==> flow/design.v <==
`timescale 1ns / 1ps
module dp_ram(
    input                         i_clk,
    input                         i_a_wr,
    input  [P_LOG2_RAM_DEPTH-1:0] i_a_addr,
    input          [P_DATA_W-1:0] i_a_data,
    output reg     [P_DATA_W-1:0] o_a_data,
    input                         i_b_wr,
    input  [P_LOG2_RAM_DEPTH-1:0] i_b_addr,
    input          [P_DATA_W-1:0] i_b_data,
    output reg     [P_DATA_W-1:0] o_b_data
    );
   function integer log2;
      input [31:0] value;
      begin
	 value = value-1;
	 for (log2=0; value>0; log2=log2+1)
	   value = value>>1;
      end
   endfunction
   parameter P_DATA_W    = 640;
   parameter P_LOG2_RAM_DEPTH = 9;
   reg [P_DATA_W-1:0] mem [0:2**P_LOG2_RAM_DEPTH-1];
   always @(posedge i_clk) 
   begin
      o_a_data         <= mem[i_a_addr];
      if(i_a_wr) begin
         o_a_data      <= i_a_data;
         mem[i_a_addr] <= i_a_data;
      end
   end
   always @(posedge i_clk) 
   begin
      o_b_data         <= mem[i_b_addr];
      if(i_b_wr) begin
         o_b_data      <= i_b_data;
         mem[i_b_addr] <= i_b_data;
      end
   end
endmodule
`timescale 1ns / 1ps
module fifo(
    input                 i_clk,
    input                 i_reset,
    input  [P_DATA_W-1:0] i_data,
    input                 i_read,
    input                 i_write,
    output [P_DATA_W-1:0] o_data,
    output                o_empty,
    output                o_full
    );
   parameter  P_DATA_W = 11;
   parameter  P_ADDR_W = 8;
   localparam P_DEPTH  = (1 << P_ADDR_W);
   reg  [P_ADDR_W-1:0] wr_addr;
   reg  [P_ADDR_W-1:0] rd_addr;
   reg  [P_DATA_W-1:0] output_data;
   wire [P_DATA_W-1:0] ram_data;
   reg  [P_ADDR_W-1:0] counter;
   assign o_full  = (counter == (P_DEPTH-1));
   assign o_empty = (counter == 0);
   assign o_data  = ram_data; 
   always @(posedge i_clk)
   begin
      if (i_reset) begin
         wr_addr <= 0;
      end else if (i_write) begin
         wr_addr <= wr_addr+1;
      end
   end
   always @(posedge i_clk)
   begin
      if (i_reset) begin
         rd_addr <= 0;
      end else if (i_read) begin
         rd_addr <= rd_addr+1;
      end
   end
   always @(posedge i_clk)
   begin
      if (i_reset) begin
         counter <= 0;
      end else if (i_read && !i_write) begin
         counter <= counter-1;
      end else if (i_write && !i_read) begin
         counter <= counter+1;
      end
   end
   dp_ram #(
      .P_DATA_W(P_DATA_W),
      .P_LOG2_RAM_DEPTH(P_ADDR_W)
      ) buffer (
         .i_clk(i_clk),
         .i_a_wr(i_write),
         .i_a_addr(wr_addr),
         .i_a_data(i_data),
         .o_a_data(),
         .i_b_wr(1'b0),
         .i_b_addr(rd_addr),
         .i_b_data(0),
         .o_b_data(ram_data)
    );
endmodule
`timescale 1ns / 1ps
module bresenham(
      input                        i_clk,
      input                        i_reset,
      input      [P_X_COORD_W-1:0] i_x0,
      input      [P_X_COORD_W-1:0] i_x1,
      input      [P_Y_COORD_W-1:0] i_y0,
      input      [P_Y_COORD_W-1:0] i_y1,
      input                        i_load_vals,
      output reg [P_X_COORD_W-1:0] o_x_val,
      output reg [P_Y_COORD_W-1:0] o_y_val,
      output                       o_vals_rdy,
      output                       o_waiting
    );
   parameter  P_X_COORD_W                 = 11;
   parameter  P_Y_COORD_W                 = 11;
   localparam P_ERROR_W                   = (P_X_COORD_W>P_Y_COORD_W) ? P_X_COORD_W : P_Y_COORD_W;
   localparam STATE__WAITING              = 0;
   localparam STATE__SETUP_IS_STEEP       = 1;
   localparam STATE__SETUP_REV_COORDS     = 2;
   localparam STATE__SETUP_ERROR_AND_STEP = 3;
   localparam STATE__DRAWING              = 4;
   reg                    [2:0] curr_state, next_state;
   reg signed [P_X_COORD_W-1:0] x, x0, x1;
   reg signed [P_Y_COORD_W-1:0] y, y0, y1;
   reg signed [P_X_COORD_W-1:0] delta_x;
   reg signed [P_X_COORD_W-1:0] delta_y;
   reg signed   [P_ERROR_W-1:0] error;
   reg signed             [1:0] ystep;
   reg                          steep;
   reg                          vals_rdy;
   reg                          waiting;
   assign o_vals_rdy   = vals_rdy;
   assign o_waiting    = (curr_state == STATE__WAITING) ? 1'b1 : 1'b0;
   always @(posedge i_clk)
   begin
      if (i_reset) begin
         x              <= 'b0;
         x0             <= 'b0;
         x1             <= 'b0;
         y              <= 'b0;
         y0             <= 'b0;
         y1             <= 'b0;
         error          <= 'b0;
         curr_state     <= STATE__WAITING;
      end else begin
         vals_rdy       <= 0;
         x0             <= x0;
         x1             <= x1;
         y0             <= y0;
         y1             <= y1;
         error          <= error;
         curr_state     <= next_state;
         case (curr_state)
            STATE__WAITING : begin
               if (i_load_vals) begin
                  x0    <= i_x0;
                  x1    <= i_x1;
                  y0    <= i_y0;
                  y1    <= i_y1;
                  error <= 'b0;
               end
            end
            STATE__SETUP_IS_STEEP : begin
               if (y1 > y0) begin
                  if (x1 > x0) begin 
                     steep <= (y1-y0) > (x1-x0);
                  end else begin
                     steep <= (y1-y0) > (x0-x1);
                  end
               end else begin
                  if (x1 > x0) begin 
                     steep <= (y0-y1) > (x1-x0);
                  end else begin
                     steep <= (y0-y1) > (x0-x1);
                  end
               end
            end
            STATE__SETUP_REV_COORDS : begin
               if (steep) begin
                  if (y0 > y1) begin
                     x0      <= y1;
                     x1      <= y0;
                     y0      <= x1;
                     y1      <= x0;
                     delta_x <= y0-y1;
                     delta_y <= (x1>x0 ? x1-x0 : x0-x1);
                  end else begin
                     x0      <= y0;
                     x1      <= y1;
                     y0      <= x0;
                     y1      <= x1;
                     delta_x <= y1-y0;
                     delta_y <= (x1>x0 ? x1-x0 : x0-x1);
                  end
               end else begin
                  if (x0 > x1) begin
                     x0      <= x1;
                     x1      <= x0;
                     y0      <= y1;
                     y1      <= y0;
                     delta_x <= x0-x1;
                     delta_y <= (y1>y0 ? y1-y0 : y0-y1);
                  end else begin
                     delta_x <= x1-x0;
                     delta_y <= (y1>y0 ? y1-y0 : y0-y1);
                  end
               end
            end
            STATE__SETUP_ERROR_AND_STEP : begin
               error <= delta_x >>> 1;
               ystep <= (y0<y1 ? 1 : -1);
               x     <= x0;
               y     <= y0;
            end
            STATE__DRAWING : begin
               if (steep) begin
                  o_x_val <= y;
                  o_y_val <= x;
               end else begin
                  o_x_val <= x;
                  o_y_val <= y;
               end
               x <= x+1;
               if (error-delta_y < 0) begin
                  error <= error-delta_y + delta_x;
                  y     <= y+ystep;
               end else begin
                  error <= error-delta_y;
               end
               vals_rdy <= 1;
            end
         endcase
      end
   end
   always @(curr_state, i_load_vals, x, x1)
   begin
      next_state = curr_state;
      case(curr_state)
         STATE__WAITING : begin
            if (i_load_vals) begin
               next_state = STATE__SETUP_IS_STEEP;
            end 
         end
         STATE__SETUP_IS_STEEP : begin
            next_state = STATE__SETUP_REV_COORDS;
         end
         STATE__SETUP_REV_COORDS : begin
            next_state = STATE__SETUP_ERROR_AND_STEP;
         end
         STATE__SETUP_ERROR_AND_STEP : begin
            next_state = STATE__DRAWING;
         end
         STATE__DRAWING : begin
            if (x == x1) begin
               next_state = STATE__WAITING;
            end 
         end         
      endcase
   end
endmodule
`timescale 1ns / 1ps
module draw_lines(
      input                                      i_clk,
      input                                      i_reset,
      input                    [P_X_COORD_W-1:0] i_x0,
      input                    [P_X_COORD_W-1:0] i_x1,
      input                    [P_Y_COORD_W-1:0] i_y0,
      input                    [P_Y_COORD_W-1:0] i_y1,
      input                                      i_start,
      input                                      i_load_fifo,
      output                                     o_waiting,
      output                                     o_fifo_full,
      output                                     o_wr,
      output                [P_LOG2_RAM_DEPTH-1:0] o_addr
    );
    parameter P_X_COORD_W = 11;
    parameter P_Y_COORD_W = 11;
    parameter P_SCREEN_W = 640;
    parameter P_SCREEN_H = 480;
    parameter P_DATA_W = 1;
    parameter P_LOG2_RAM_DEPTH = 19;
    parameter P_FIFO_ADDR_W = 4;
    localparam STATE__WAITING = 0;
    localparam STATE__CLEAR   = 1;
    localparam STATE__LOAD    = 2;
    localparam STATE__DRAW    = 3;
    reg [1:0] curr_state;
    reg [1:0] next_state;
    wire [P_LOG2_RAM_DEPTH-1:0] bres_addr;
    reg  [P_LOG2_RAM_DEPTH-1:0] buffer_addr;
    wire bres_wr;
    reg  buffer_wr;
    wire [P_DATA_W-1:0] bres_data;
    reg  [P_DATA_W-1:0] buffer_data;
    wire                   bres_waiting;
    wire                   load_vals;
    wire [P_X_COORD_W-1:0] fifo_x0;
    wire [P_X_COORD_W-1:0] fifo_x1;
    wire [P_Y_COORD_W-1:0] fifo_y0;
    wire [P_Y_COORD_W-1:0] fifo_y1;
    wire     [P_X_COORD_W-1:0] x_val;
    wire     [P_Y_COORD_W-1:0] y_val;
    wire fifo_empty;
    wire fifo_full;
    assign o_fifo_full = fifo_full;
    assign o_waiting  = (curr_state == STATE__WAITING) ? 1'b1 : 1'b0;
    fifo #(.P_DATA_W(P_X_COORD_W), .P_ADDR_W(P_FIFO_ADDR_W)) x0_in_buffer (
		.i_clk(i_clk), 
		.i_reset(i_reset), 
		.i_data(i_x0), 
		.i_read(load_vals), 
		.i_write(i_load_fifo), 
		.o_data(fifo_x0), 
		.o_empty(fifo_empty), 
		.o_full(fifo_full)
	 );
    fifo #(.P_DATA_W(P_X_COORD_W), .P_ADDR_W(P_FIFO_ADDR_W)) x1_in_buffer (
		.i_clk(i_clk), 
		.i_reset(i_reset), 
		.i_data(i_x1), 
		.i_read(load_vals), 
		.i_write(i_load_fifo), 
		.o_data(fifo_x1), 
		.o_empty(), 
		.o_full()
	 );
    fifo #(.P_DATA_W(P_Y_COORD_W), .P_ADDR_W(P_FIFO_ADDR_W)) y0_in_buffer (
		.i_clk(i_clk), 
		.i_reset(i_reset), 
		.i_data(i_y0), 
		.i_read(load_vals), 
		.i_write(i_load_fifo), 
		.o_data(fifo_y0), 
		.o_empty(), 
		.o_full()
	 );
    fifo #(.P_DATA_W(P_Y_COORD_W), .P_ADDR_W(P_FIFO_ADDR_W)) y1_in_buffer (
		.i_clk(i_clk), 
		.i_reset(i_reset), 
		.i_data(i_y1), 
		.i_read(load_vals), 
		.i_write(i_load_fifo), 
		.o_data(fifo_y1), 
		.o_empty(), 
		.o_full()
	 );
    always @(posedge i_clk) 
    begin
      if (i_reset) begin
         curr_state <= STATE__WAITING;
      end else begin
         curr_state <= next_state;
      end
    end
   always @(curr_state, i_start, bres_waiting, fifo_empty)
   begin
      next_state = curr_state;
      case(curr_state)
         STATE__WAITING : begin
            if (i_start == 1'b1) begin
               next_state = STATE__LOAD;
            end
         end
         STATE__LOAD : begin
            next_state = STATE__DRAW;
         end
         STATE__DRAW : begin
            if (bres_waiting && fifo_empty) begin
               next_state = STATE__WAITING;
            end else if (~fifo_empty && bres_waiting) begin
               next_state = STATE__LOAD;
            end
         end
      endcase
   end
	bresenham bres (
		.i_clk(i_clk), 
		.i_reset(i_reset), 
		.i_x0(fifo_x0), 
		.i_x1(fifo_x1), 
		.i_y0(fifo_y0), 
		.i_y1(fifo_y1), 
		.i_load_vals(load_vals), 
      .o_x_val(x_val),
      .o_y_val(y_val),
		.o_vals_rdy(bres_wr),
      .o_waiting(bres_waiting)
	);
   assign load_vals = (curr_state == STATE__LOAD) ? 1'b1 : 1'b0;
   assign o_wr   = buffer_wr;
   assign o_addr = buffer_addr;
   assign bres_addr  = P_SCREEN_W*y_val+x_val;
   assign bres_data  = 1;
   always @(bres_addr, 
            bres_wr, 
            bres_data, 
            curr_state)
   begin
      case (curr_state)
         STATE__DRAW : begin
            buffer_wr   = bres_wr;
            buffer_addr = bres_addr;
            buffer_data = bres_data;
         end
         default : begin
            buffer_wr   = 1'b0;
            buffer_addr = 0;
            buffer_data = 0;
         end
      endcase
   end
endmodule
Hand-over note for draw_lines

=== Reports on draw_lines ===
Each step is given for the RTL above and for the edited RTL.
"before" refers to lines of the RTL above, "after" to lines of the edited file.
"change" is "after" less "before", of the values as shown; "relative change" is that difference over "before", in percent.
Operators carry their Yosys type and port widths (W data, S select, Z words).
The mark n/a stands for no value.

* Design top: draw_lines
* Clock input: i_clk
* Cell library: sky130hd
* Timing corner: tt_025C_1v80

=== The edit ===
The edit as a unified diff against the file above.
This change comes from a script, not from a designer. The edited design behaves differently; no optimisation was intended.

<pre>
@@ -204,5 +204,5 @@
                      y1      <= y0;
                      delta_x <= x0-x1;
-                     delta_y <= (y1>y0 ? y1-y0 : y0-y1);
+                     delta_y <= (y0-y1);
                   end else begin
                      delta_x <= x1-x0;
</pre>

=== Word level ===
Source: Yosys, flattened and elaborated, memories not mapped. Widths are those after wreduce. Registers that Yosys merges into a memory's read port (data or address) are not register bits. Print and check cells do not count.
Memory sizes are those after Yosys's memory passes, which may raise the word count (mostly to a power of two), join words into wider ones and drop unused or constant bits.

{| class="wikitable"
|+ Word-level totals
! what !! before !! after !! change !! relative change (%)
|-
| bits in registers || 166 || 166 || 0 || 0.00
|-
| RAM bits || 704 || 704 || 0 || 0.00
|-
| clocked read ports x word width || 44 || 44 || 0 || 0.00
|-
| memories kept || 4 || 4 || 0 || 0.00
|-
| word-level cells || 162 || 163 || +1 || +0.62
|}

{| class="wikitable"
|+ Cells by class
! what !! before !! after !! change !! relative change (%)
|-
| add/sub/neg operators || 20 || 20 || 0 || 0.00
|-
| $mul || 1 || 1 || 0 || 0.00
|-
| magnitude comparators || 10 || 10 || 0 || 0.00
|-
| equality and inequality tests || 14 || 14 || 0 || 0.00
|-
| muxes and demuxes || 62 || 63 || +1 || +1.61
|-
| bitwise gates (word level) || 2 || 2 || 0 || 0.00
|-
| reductions and logical operators || 24 || 24 || 0 || 0.00
|}

{| class="wikitable"
|+ Memory list
! what !! before !! after
|-
| words x width with read and write ports || x0_in_buffer.buffer.mem 16x11 r1 w1; x1_in_buffer.buffer.mem 16x11 r1 w1; y0_in_buffer.buffer.mem 16x11 r1 w1; y1_in_buffer.buffer.mem 16x11 r1 w1 || x0_in_buffer.buffer.mem 16x11 r1 w1; x1_in_buffer.buffer.mem 16x11 r1 w1; y0_in_buffer.buffer.mem 16x11 r1 w1; y1_in_buffer.buffer.mem 16x11 r1 w1
|}

{| class="wikitable"
|+ Operators with widths
! kind !! before !! after !! change !! relative change (%)
|-
| $mux W11 || 31 || 32 || +1 || +3.23
|-
| $add A4 B1 Y4 const B || 9 || 9 || 0 || 0.00
|-
| $mux W1 || 9 || 9 || 0 || 0.00
|-
| $gt A11 B11 Y1 || 8 || 8 || 0 || 0.00
|-
| $mux W4 || 6 || 6 || 0 || 0.00
|-
| $pmux W11 S2 || 6 || 6 || 0 || 0.00
|-
| $reduce_and A2 Y1 || 6 || 6 || 0 || 0.00
|-
| $sub A11 B11 Y11 || 5 || 5 || 0 || 0.00
|-
| $logic_and A1 B1 Y1 || 4 || 4 || 0 || 0.00
|-
| $mux W2 || 4 || 4 || 0 || 0.00
|-
| $reduce_and A3 Y1 || 3 || 3 || 0 || 0.00
|-
| $reduce_bool A2 Y1 || 3 || 3 || 0 || 0.00
|-
| $eq A2 B2 Y1 const B || 2 || 2 || 0 || 0.00
|-
| $eq A3 B2 Y1 const B || 2 || 2 || 0 || 0.00
|-
| $logic_not A1 Y1 || 2 || 2 || 0 || 0.00
|-
| $mux W3 || 2 || 2 || 0 || 0.00
|-
| $ne A2 B1 Y1 const B || 2 || 2 || 0 || 0.00
|-
| $ne A2 B2 Y1 const B || 2 || 2 || 0 || 0.00
|-
| $not A1 Y1 || 2 || 2 || 0 || 0.00
|-
| $reduce_bool A3 Y1 || 2 || 2 || 0 || 0.00
|-
| $add A11 B11 Y11 || 1 || 1 || 0 || 0.00
|-
| $add A11 B2 Y11 || 1 || 1 || 0 || 0.00
|-
| $add A11 B2 Y11 const B || 1 || 1 || 0 || 0.00
|-
| $add A19 B11 Y19 || 1 || 1 || 0 || 0.00
|-
| $eq A11 B11 Y1 || 1 || 1 || 0 || 0.00
|-
| $eq A3 B1 Y1 const B || 1 || 1 || 0 || 0.00
|-
| $eq A3 B3 Y1 const B || 1 || 1 || 0 || 0.00
|-
| $eq A4 B4 Y1 const B || 1 || 1 || 0 || 0.00
|}

Not every row of either side is listed.

=== Logic depth ===
Yosys ltp: most cells in a row. Word level: on the elaborated netlist, between registers, memories and ports. Mapped: between sequential cells and ports; inverters and the memories' decode and read muxes count.

{| class="wikitable"
|+ Logic depth
! what !! before !! after !! change !! relative change (%)
|-
| word-level depth || 6 || 6 || 0 || 0.00
|-
| ABC_AREA || 0 || 0 || n/a || n/a
|-
| depth in mapped cells || 20 || 20 || 0 || 0.00
|}

=== Netlist ===
Source: synth_stat.txt of the flow (Yosys; design flattened, memories mapped). It holds for the ABC_AREA given above (unset counts as 0); a run with the other value may have another netlist.

{| class="wikitable"
|+ Mapped netlist
! what !! before !! after !! change !! relative change (%)
|-
| mapped cells || 2724 || 2819 || +95 || +3.49
|-
| cell area after synthesis (µm²) || 42201.7 || 42174.2 || -27.5 || -0.07
|-
| area of sequential cells (µm²) || 25854.8 || 25854.8 || 0.0 || 0.00
|-
| mapped flip-flops || 916 || 916 || 0 || 0.00
|}

{| class="wikitable"
|+ Cell types
! type !! before !! after !! change !! relative change (%)
|-
| sky130_fd_sc_hd__o21ai_0 || 49 || 139 || +90 || +183.67
|-
| sky130_fd_sc_hd__o221ai_1 || 46 || 3 || -43 || -93.48
|-
| sky130_fd_sc_hd__nand2b_1 || 12 || 55 || +43 || +358.33
|-
| sky130_fd_sc_hd__nand2_1 || 121 || 79 || -42 || -34.71
|-
| sky130_fd_sc_hd__a31oi_1 || 9 || 51 || +42 || +466.67
|-
| sky130_fd_sc_hd__a22oi_2 || 40 || 0 || -40 || -100.00
|-
| sky130_fd_sc_hd__o22ai_2 || 37 || 0 || -37 || -100.00
|-
| sky130_fd_sc_hd__a21o_1 || 24 || 51 || +27 || +112.50
|-
| sky130_fd_sc_hd__mux2i_1 || 89 || 113 || +24 || +26.97
|-
| sky130_fd_sc_hd__o21a_1 || 11 || 32 || +21 || +190.91
|-
| sky130_fd_sc_hd__nor2_1 || 126 || 141 || +15 || +11.90
|-
| sky130_fd_sc_hd__buf_1 || 31 || 16 || -15 || -48.39
|-
| sky130_fd_sc_hd__buf_2 || 21 || 33 || +12 || +57.14
|-
| sky130_fd_sc_hd__clkbuf_1 || 71 || 82 || +11 || +15.49
|-
| sky130_fd_sc_hd__nand3_1 || 16 || 26 || +10 || +62.50
|-
| sky130_fd_sc_hd__and2_1 || 85 || 76 || -9 || -10.59
|-
| sky130_fd_sc_hd__o22ai_1 || 20 || 11 || -9 || -45.00
|-
| sky130_fd_sc_hd__o21bai_1 || 13 || 4 || -9 || -69.23
|}

Not every row of either side is listed.
The figures by module come from a second, unflattened synthesis with its own total; it is not the netlist above.

{| class="wikitable"
|+ Unflattened totals
! what !! before !! after !! change !! relative change (%)
|-
| cell total of the unflattened synthesis || 5760 || 5760 || 0 || 0.00
|-
| area (unflattened synthesis) (µm²) || 59383.2 || 59373.2 || -10.0 || -0.02
|}

Each row is one instance without its submodules.

{| class="wikitable"
|+ Modules, before
! module !! times used !! cells !! area (µm²) !! seq. area (µm²)
|-
| dp_ram || 4 || 972 || 10985.5 || 5725.5
|-
| bresenham || 1 || 1489 || 12040.3 || 3052.9
|-
| fifo || 4 || 64 || 594.3 || 240.2
|-
| draw_lines || 1 || 127 || 1023.5 || 60.1
|}

{| class="wikitable"
|+ Modules, after
! module !! times used !! cells !! area (µm²) !! seq. area (µm²)
|-
| dp_ram || 4 || 972 || 10985.5 || 5725.5
|-
| bresenham || 1 || 1489 || 12030.3 || 3052.9
|-
| fifo || 4 || 64 || 594.3 || 240.2
|-
| draw_lines || 1 || 127 || 1023.5 || 60.1
|}

=== Timing after synthesis ===
Path of least setup slack by OpenSTA after synthesis, without wires, with an ideal clock, recovery checks aside; 20% of the period is set as input and as output delay. Where synthesis merged equal registers, the netlist keeps one of their names.

{| class="wikitable"
|+ Path after synthesis
! what !! before !! after !! change !! relative change (%)
|-
| kind || reg-to-reg || reg-to-reg || n/a || n/a
|-
| start point || register bres.y1[0] || register bres.x1[0] || n/a || n/a
|-
| end point || register bres.steep || register bres.steep || n/a || n/a
|-
| period (ns) || 5.0 || 5.0 || 0.0 || 0.00
|-
| library setup time (ns) || 0.270 || 0.268 || -0.002 || n/a
|-
| arrival (ns) || 3.507 || 3.606 || +0.099 || +2.82
|-
| data required time (ns) || 4.730 || 4.732 || +0.002 || +0.04
|-
| slack (ns) || 1.223 || 1.125 || -0.098 || n/a
|-
| path delay (ns) || 3.777 || 3.874 || +0.097 || +2.57
|-
| stages on the path || 20 || 20 || 0 || 0.00
|-
| path buffers || 0 || 0 || 0 || n/a
|-
| synthesis period reached (ns) || 3.777 || 3.875 || +0.098 || +2.59
|}

"path delay" is the arrival time less input delay plus setup time.
"stages on the path": output pins that drive a net of the path, with the launching flip-flop's if there is one; two outputs of one cell count as two.
"synthesis period reached" = period - worst setup slack (recovery checks aside). The figure is calculated, with input and output delays left at 20% of the set period.
Between the ends stands the longest chain of elaborated cells between them, by number of cells; it is not shown to be the way that was timed. Of several equally long chains one is given.
Each line given opens the expression or statement behind the cell; cells for indexed reads and writes are added by Yosys, which also makes memories of some case tables.
A register here has more assigning lines than the two given.

Between the ends, after synthesis, before:
* Path through: sky130_fd_sc_hd__dfxtp_1 -> sky130_fd_sc_hd__inv_1 -> sky130_fd_sc_hd__ha_1 -> sky130_fd_sc_hd__inv_1 -> sky130_fd_sc_hd__fa_1 -> sky130_fd_sc_hd__a21o_1 -> sky130_fd_sc_hd__a21oi_1 -> sky130_fd_sc_hd__o21bai_1 -> sky130_fd_sc_hd__a21oi_1 -> sky130_fd_sc_hd__nor2_1 -> sky130_fd_sc_hd__a211o_1 -> sky130_fd_sc_hd__xnor2_1 -> sky130_fd_sc_hd__ha_1 -> sky130_fd_sc_hd__nand4_1 -> sky130_fd_sc_hd__nor3_1 -> sky130_fd_sc_hd__a21oi_1 -> sky130_fd_sc_hd__maj3_1 -> sky130_fd_sc_hd__a21oi_1 -> sky130_fd_sc_hd__o221a_1 -> sky130_fd_sc_hd__a211oi_2
* Length of the longest elaborated chain: 4
* Elaborated cells on any way between the ends: 10
* Those cells by class: add/sub (2); compare (5); mux (3)

{| class="wikitable"
|+ Ends and longest elaborated chain, after synthesis, before
! what !! line !! RTL
|-
| start: declaration || 128 || <nowiki>reg signed [P_Y_COORD_W-1:0] y, y0, y1;</nowiki>
|-
| start: assignment || 154 || <nowiki>y1             <= y1;</nowiki>
|-
| start: assignment || 163 || <nowiki>y1    <= i_y1;</nowiki>
|-
| $sub A11 B11 Y11 || 178 || <nowiki>steep <= (y0-y1) > (x0-x1);</nowiki>
|-
| $gt A11 B11 Y1 || 178 ||
|-
| $mux W1 || 175 || <nowiki>if (x1 > x0) begin</nowiki>
|-
| $mux W1 || 168 || <nowiki>if (y1 > y0) begin</nowiki>
|-
| end: assignment || 170 || <nowiki>steep <= (y1-y0) > (x1-x0);</nowiki>
|-
| end: assignment || 172 || <nowiki>steep <= (y1-y0) > (x0-x1);</nowiki>
|-
| end: declaration || 133 || <nowiki>reg                          steep;</nowiki>
|}

Between the ends, after synthesis, after:
* Path through: sky130_fd_sc_hd__dfxtp_1 -> sky130_fd_sc_hd__inv_1 -> sky130_fd_sc_hd__ha_1 -> sky130_fd_sc_hd__inv_1 -> sky130_fd_sc_hd__fa_1 -> sky130_fd_sc_hd__a21o_1 -> sky130_fd_sc_hd__a21oi_1 -> sky130_fd_sc_hd__o21bai_1 -> sky130_fd_sc_hd__a2111oi_0 -> sky130_fd_sc_hd__nor3_1 -> sky130_fd_sc_hd__xor2_1 -> sky130_fd_sc_hd__inv_1 -> sky130_fd_sc_hd__ha_1 -> sky130_fd_sc_hd__and3_1 -> sky130_fd_sc_hd__a221oi_1 -> sky130_fd_sc_hd__nand2_1 -> sky130_fd_sc_hd__a211oi_1 -> sky130_fd_sc_hd__mux2i_1 -> sky130_fd_sc_hd__o211ai_1 -> sky130_fd_sc_hd__o211ai_1
* Length of the longest elaborated chain: 4
* Elaborated cells on any way between the ends: 10
* Those cells by class: add/sub (2); compare (5); mux (3)

{| class="wikitable"
|+ Ends and longest elaborated chain, after synthesis, after
! what !! line !! RTL
|-
| start: declaration || 127 || <nowiki>reg signed [P_X_COORD_W-1:0] x, x0, x1;</nowiki>
|-
| start: assignment || 152 || <nowiki>x1             <= x1;</nowiki>
|-
| start: assignment || 161 || <nowiki>x1    <= i_x1;</nowiki>
|-
| $sub A11 B11 Y11 || 178 || <nowiki>steep <= (y0-y1) > (x0-x1);</nowiki>
|-
| $gt A11 B11 Y1 || 178 ||
|-
| $mux W1 || 175 || <nowiki>if (x1 > x0) begin</nowiki>
|-
| $mux W1 || 168 || <nowiki>if (y1 > y0) begin</nowiki>
|-
| end: assignment || 170 || <nowiki>steep <= (y1-y0) > (x1-x0);</nowiki>
|-
| end: assignment || 172 || <nowiki>steep <= (y1-y0) > (x0-x1);</nowiki>
|-
| end: declaration || 133 || <nowiki>reg                          steep;</nowiki>
|}

=== Timing after layout ===
From the final timing report of each run of pair A: the path of least setup slack in the routed layout; clock arrival at registers is part of the times.

{| class="wikitable"
|+ Path after layout
! what !! before !! after !! change !! relative change (%)
|-
| kind || reg-to-output || reg-to-output || n/a || n/a
|-
| start point || register bres.o_y_val[2] || register bres.o_y_val[4] || n/a || n/a
|-
| end point || output port o_addr[17] || output port o_addr[17] || n/a || n/a
|-
| period (ns) || 4.66 || 4.66 || 0.00 || 0.00
|-
| external output delay (ns) || 0.93 || 0.93 || 0.00 || 0.00
|-
| arrival (ns) || 3.47 || 3.53 || +0.06 || +1.73
|-
| data required time (ns) || 3.73 || 3.73 || 0.00 || 0.00
|-
| slack (ns) || 0.26 || 0.20 || -0.06 || n/a
|-
| stages on the path || 12 || 12 || 0 || 0.00
|-
| path buffers || 1 || 1 || 0 || 0.00
|}

Between the ends stands the longest chain of elaborated cells between them, by number of cells; it is not shown to be the way that was timed. Of several equally long chains one is given.

Between the ends, after layout, before:
* Path through: sky130_fd_sc_hd__edfxtp_1 -> sky130_fd_sc_hd__ha_1 -> sky130_fd_sc_hd__ha_1 -> sky130_fd_sc_hd__a21o_1 -> sky130_fd_sc_hd__a21oi_2 -> sky130_fd_sc_hd__o21bai_1 -> sky130_fd_sc_hd__a2111oi_1 -> sky130_fd_sc_hd__or3_1 -> sky130_fd_sc_hd__xor2_2 -> sky130_fd_sc_hd__xor2_1 -> sky130_fd_sc_hd__and2_1 -> sky130_fd_sc_hd__dlygate4sd2_1
* Length of the longest elaborated chain: 3
* Elaborated cells on any way between the ends: 3
* Those cells by class: add/sub (1); mul (1); mux (1)

{| class="wikitable"
|+ Ends and longest elaborated chain, after layout, before
! what !! line !! RTL
|-
| start: declaration || 114 || <nowiki>output reg [P_Y_COORD_W-1:0] o_y_val,</nowiki>
|-
| start: assignment || 222 || <nowiki>o_y_val <= x;</nowiki>
|-
| start: assignment || 225 || <nowiki>o_y_val <= y;</nowiki>
|-
| $mul A3 B11 Y12 || 396 || <nowiki>assign bres_addr  = P_SCREEN_W*y_val+x_val;</nowiki>
|-
| $add A19 B11 Y19 || 396 ||
|-
| $mux W19 || 403 || <nowiki>case (curr_state)</nowiki>
|-
| end: declaration || 278 || <nowiki>output                [P_LOG2_RAM_DEPTH-1:0] o_addr</nowiki>
|}

Between the ends, after layout, after:
* Path through: sky130_fd_sc_hd__edfxtp_1 -> sky130_fd_sc_hd__ha_1 -> sky130_fd_sc_hd__ha_1 -> sky130_fd_sc_hd__a21o_1 -> sky130_fd_sc_hd__a21oi_2 -> sky130_fd_sc_hd__o21ai_2 -> sky130_fd_sc_hd__a2111oi_2 -> sky130_fd_sc_hd__or3_1 -> sky130_fd_sc_hd__xnor2_2 -> sky130_fd_sc_hd__or4_1 -> sky130_fd_sc_hd__a21oi_2 -> sky130_fd_sc_hd__buf_2
* Length of the longest elaborated chain: 3
* Elaborated cells on any way between the ends: 3
* Those cells by class: add/sub (1); mul (1); mux (1)

{| class="wikitable"
|+ Ends and longest elaborated chain, after layout, after
! what !! line !! RTL
|-
| start: declaration || 114 || <nowiki>output reg [P_Y_COORD_W-1:0] o_y_val,</nowiki>
|-
| start: assignment || 222 || <nowiki>o_y_val <= x;</nowiki>
|-
| start: assignment || 225 || <nowiki>o_y_val <= y;</nowiki>
|-
| $mul A3 B11 Y12 || 396 || <nowiki>assign bres_addr  = P_SCREEN_W*y_val+x_val;</nowiki>
|-
| $add A19 B11 Y19 || 396 ||
|-
| $mux W19 || 403 || <nowiki>case (curr_state)</nowiki>
|-
| end: declaration || 278 || <nowiki>output                [P_LOG2_RAM_DEPTH-1:0] o_addr</nowiki>
|}

=== Flow runs ===
Runs of the flow (Yosys, OpenROAD) on both versions; the two runs of a pair have the same settings. The constraints put input and output delay at 20% of the set period each and load the outputs with 0.01 pF.

Flow settings, pair A:
* period_ns: 4.66
* CAP_MARGIN: 20
* CORE_MARGIN: 2
* CORE_UTILIZATION: 40
* SLEW_MARGIN: 20

{| class="wikitable"
|+ Results, pair A
! what !! before !! after !! change !! relative change (%)
|-
| synthesis area (µm²) || 42201.7 || 42174.2 || -27.5 || -0.07
|-
| die size (µm²) || 108119.0 || 108050.0 || -69.0 || -0.06
|-
| post-layout utilization (%) || 45.2 || 45.3 || +0.1 || n/a
|-
| smallest setup slack (ns) || 0.261 || 0.198 || -0.063 || n/a
|-
| worst hold slack in the final report (ns) || 0.474 || 0.477 || +0.003 || n/a
|-
| total power after layout (µW) || 21743 || 21961 || +218 || +1.00
|-
| clock period achieved (ns) || 4.399 || 4.462 || +0.063 || +1.43
|}

Flow settings, pair B:
* CELL_PAD_IN_SITES_GLOBAL_PLACEMENT: 2
* CORE_ASPECT_RATIO: 1.21
* CORE_UTILIZATION: 29
* CTS_CLUSTER_DIAMETER: 296
* PLACE_DENSITY_LB_ADDON: 0.26
* SLEW_MARGIN: 20
* period_ns: 6.28
* CAP_MARGIN: 20
* CORE_MARGIN: 2

{| class="wikitable"
|+ Results, pair B
! what !! before !! after !! change !! relative change (%)
|-
| synthesis area (µm²) || 42201.7 || 42174.2 || -27.5 || -0.07
|-
| die size (µm²) || 148604.0 || 148508.0 || -96.0 || -0.06
|-
| post-layout utilization (%) || 33.1 || 33.5 || +0.4 || n/a
|-
| smallest setup slack (ns) || 1.008 || 0.781 || -0.227 || n/a
|-
| worst hold slack in the final report (ns) || 0.486 || 0.480 || -0.006 || n/a
|-
| total power after layout (µW) || 16435 || 16688 || +253 || +1.54
|-
| clock period achieved (ns) || 5.272 || 5.499 || +0.227 || +4.31
|}

"clock period achieved" means the clock period less the worst setup slack. The figure is calculated, with input and output delays left at 20% of the set period.
"total power after layout": no workload was simulated; the value follows from the tool's default switching activity.

End of note.
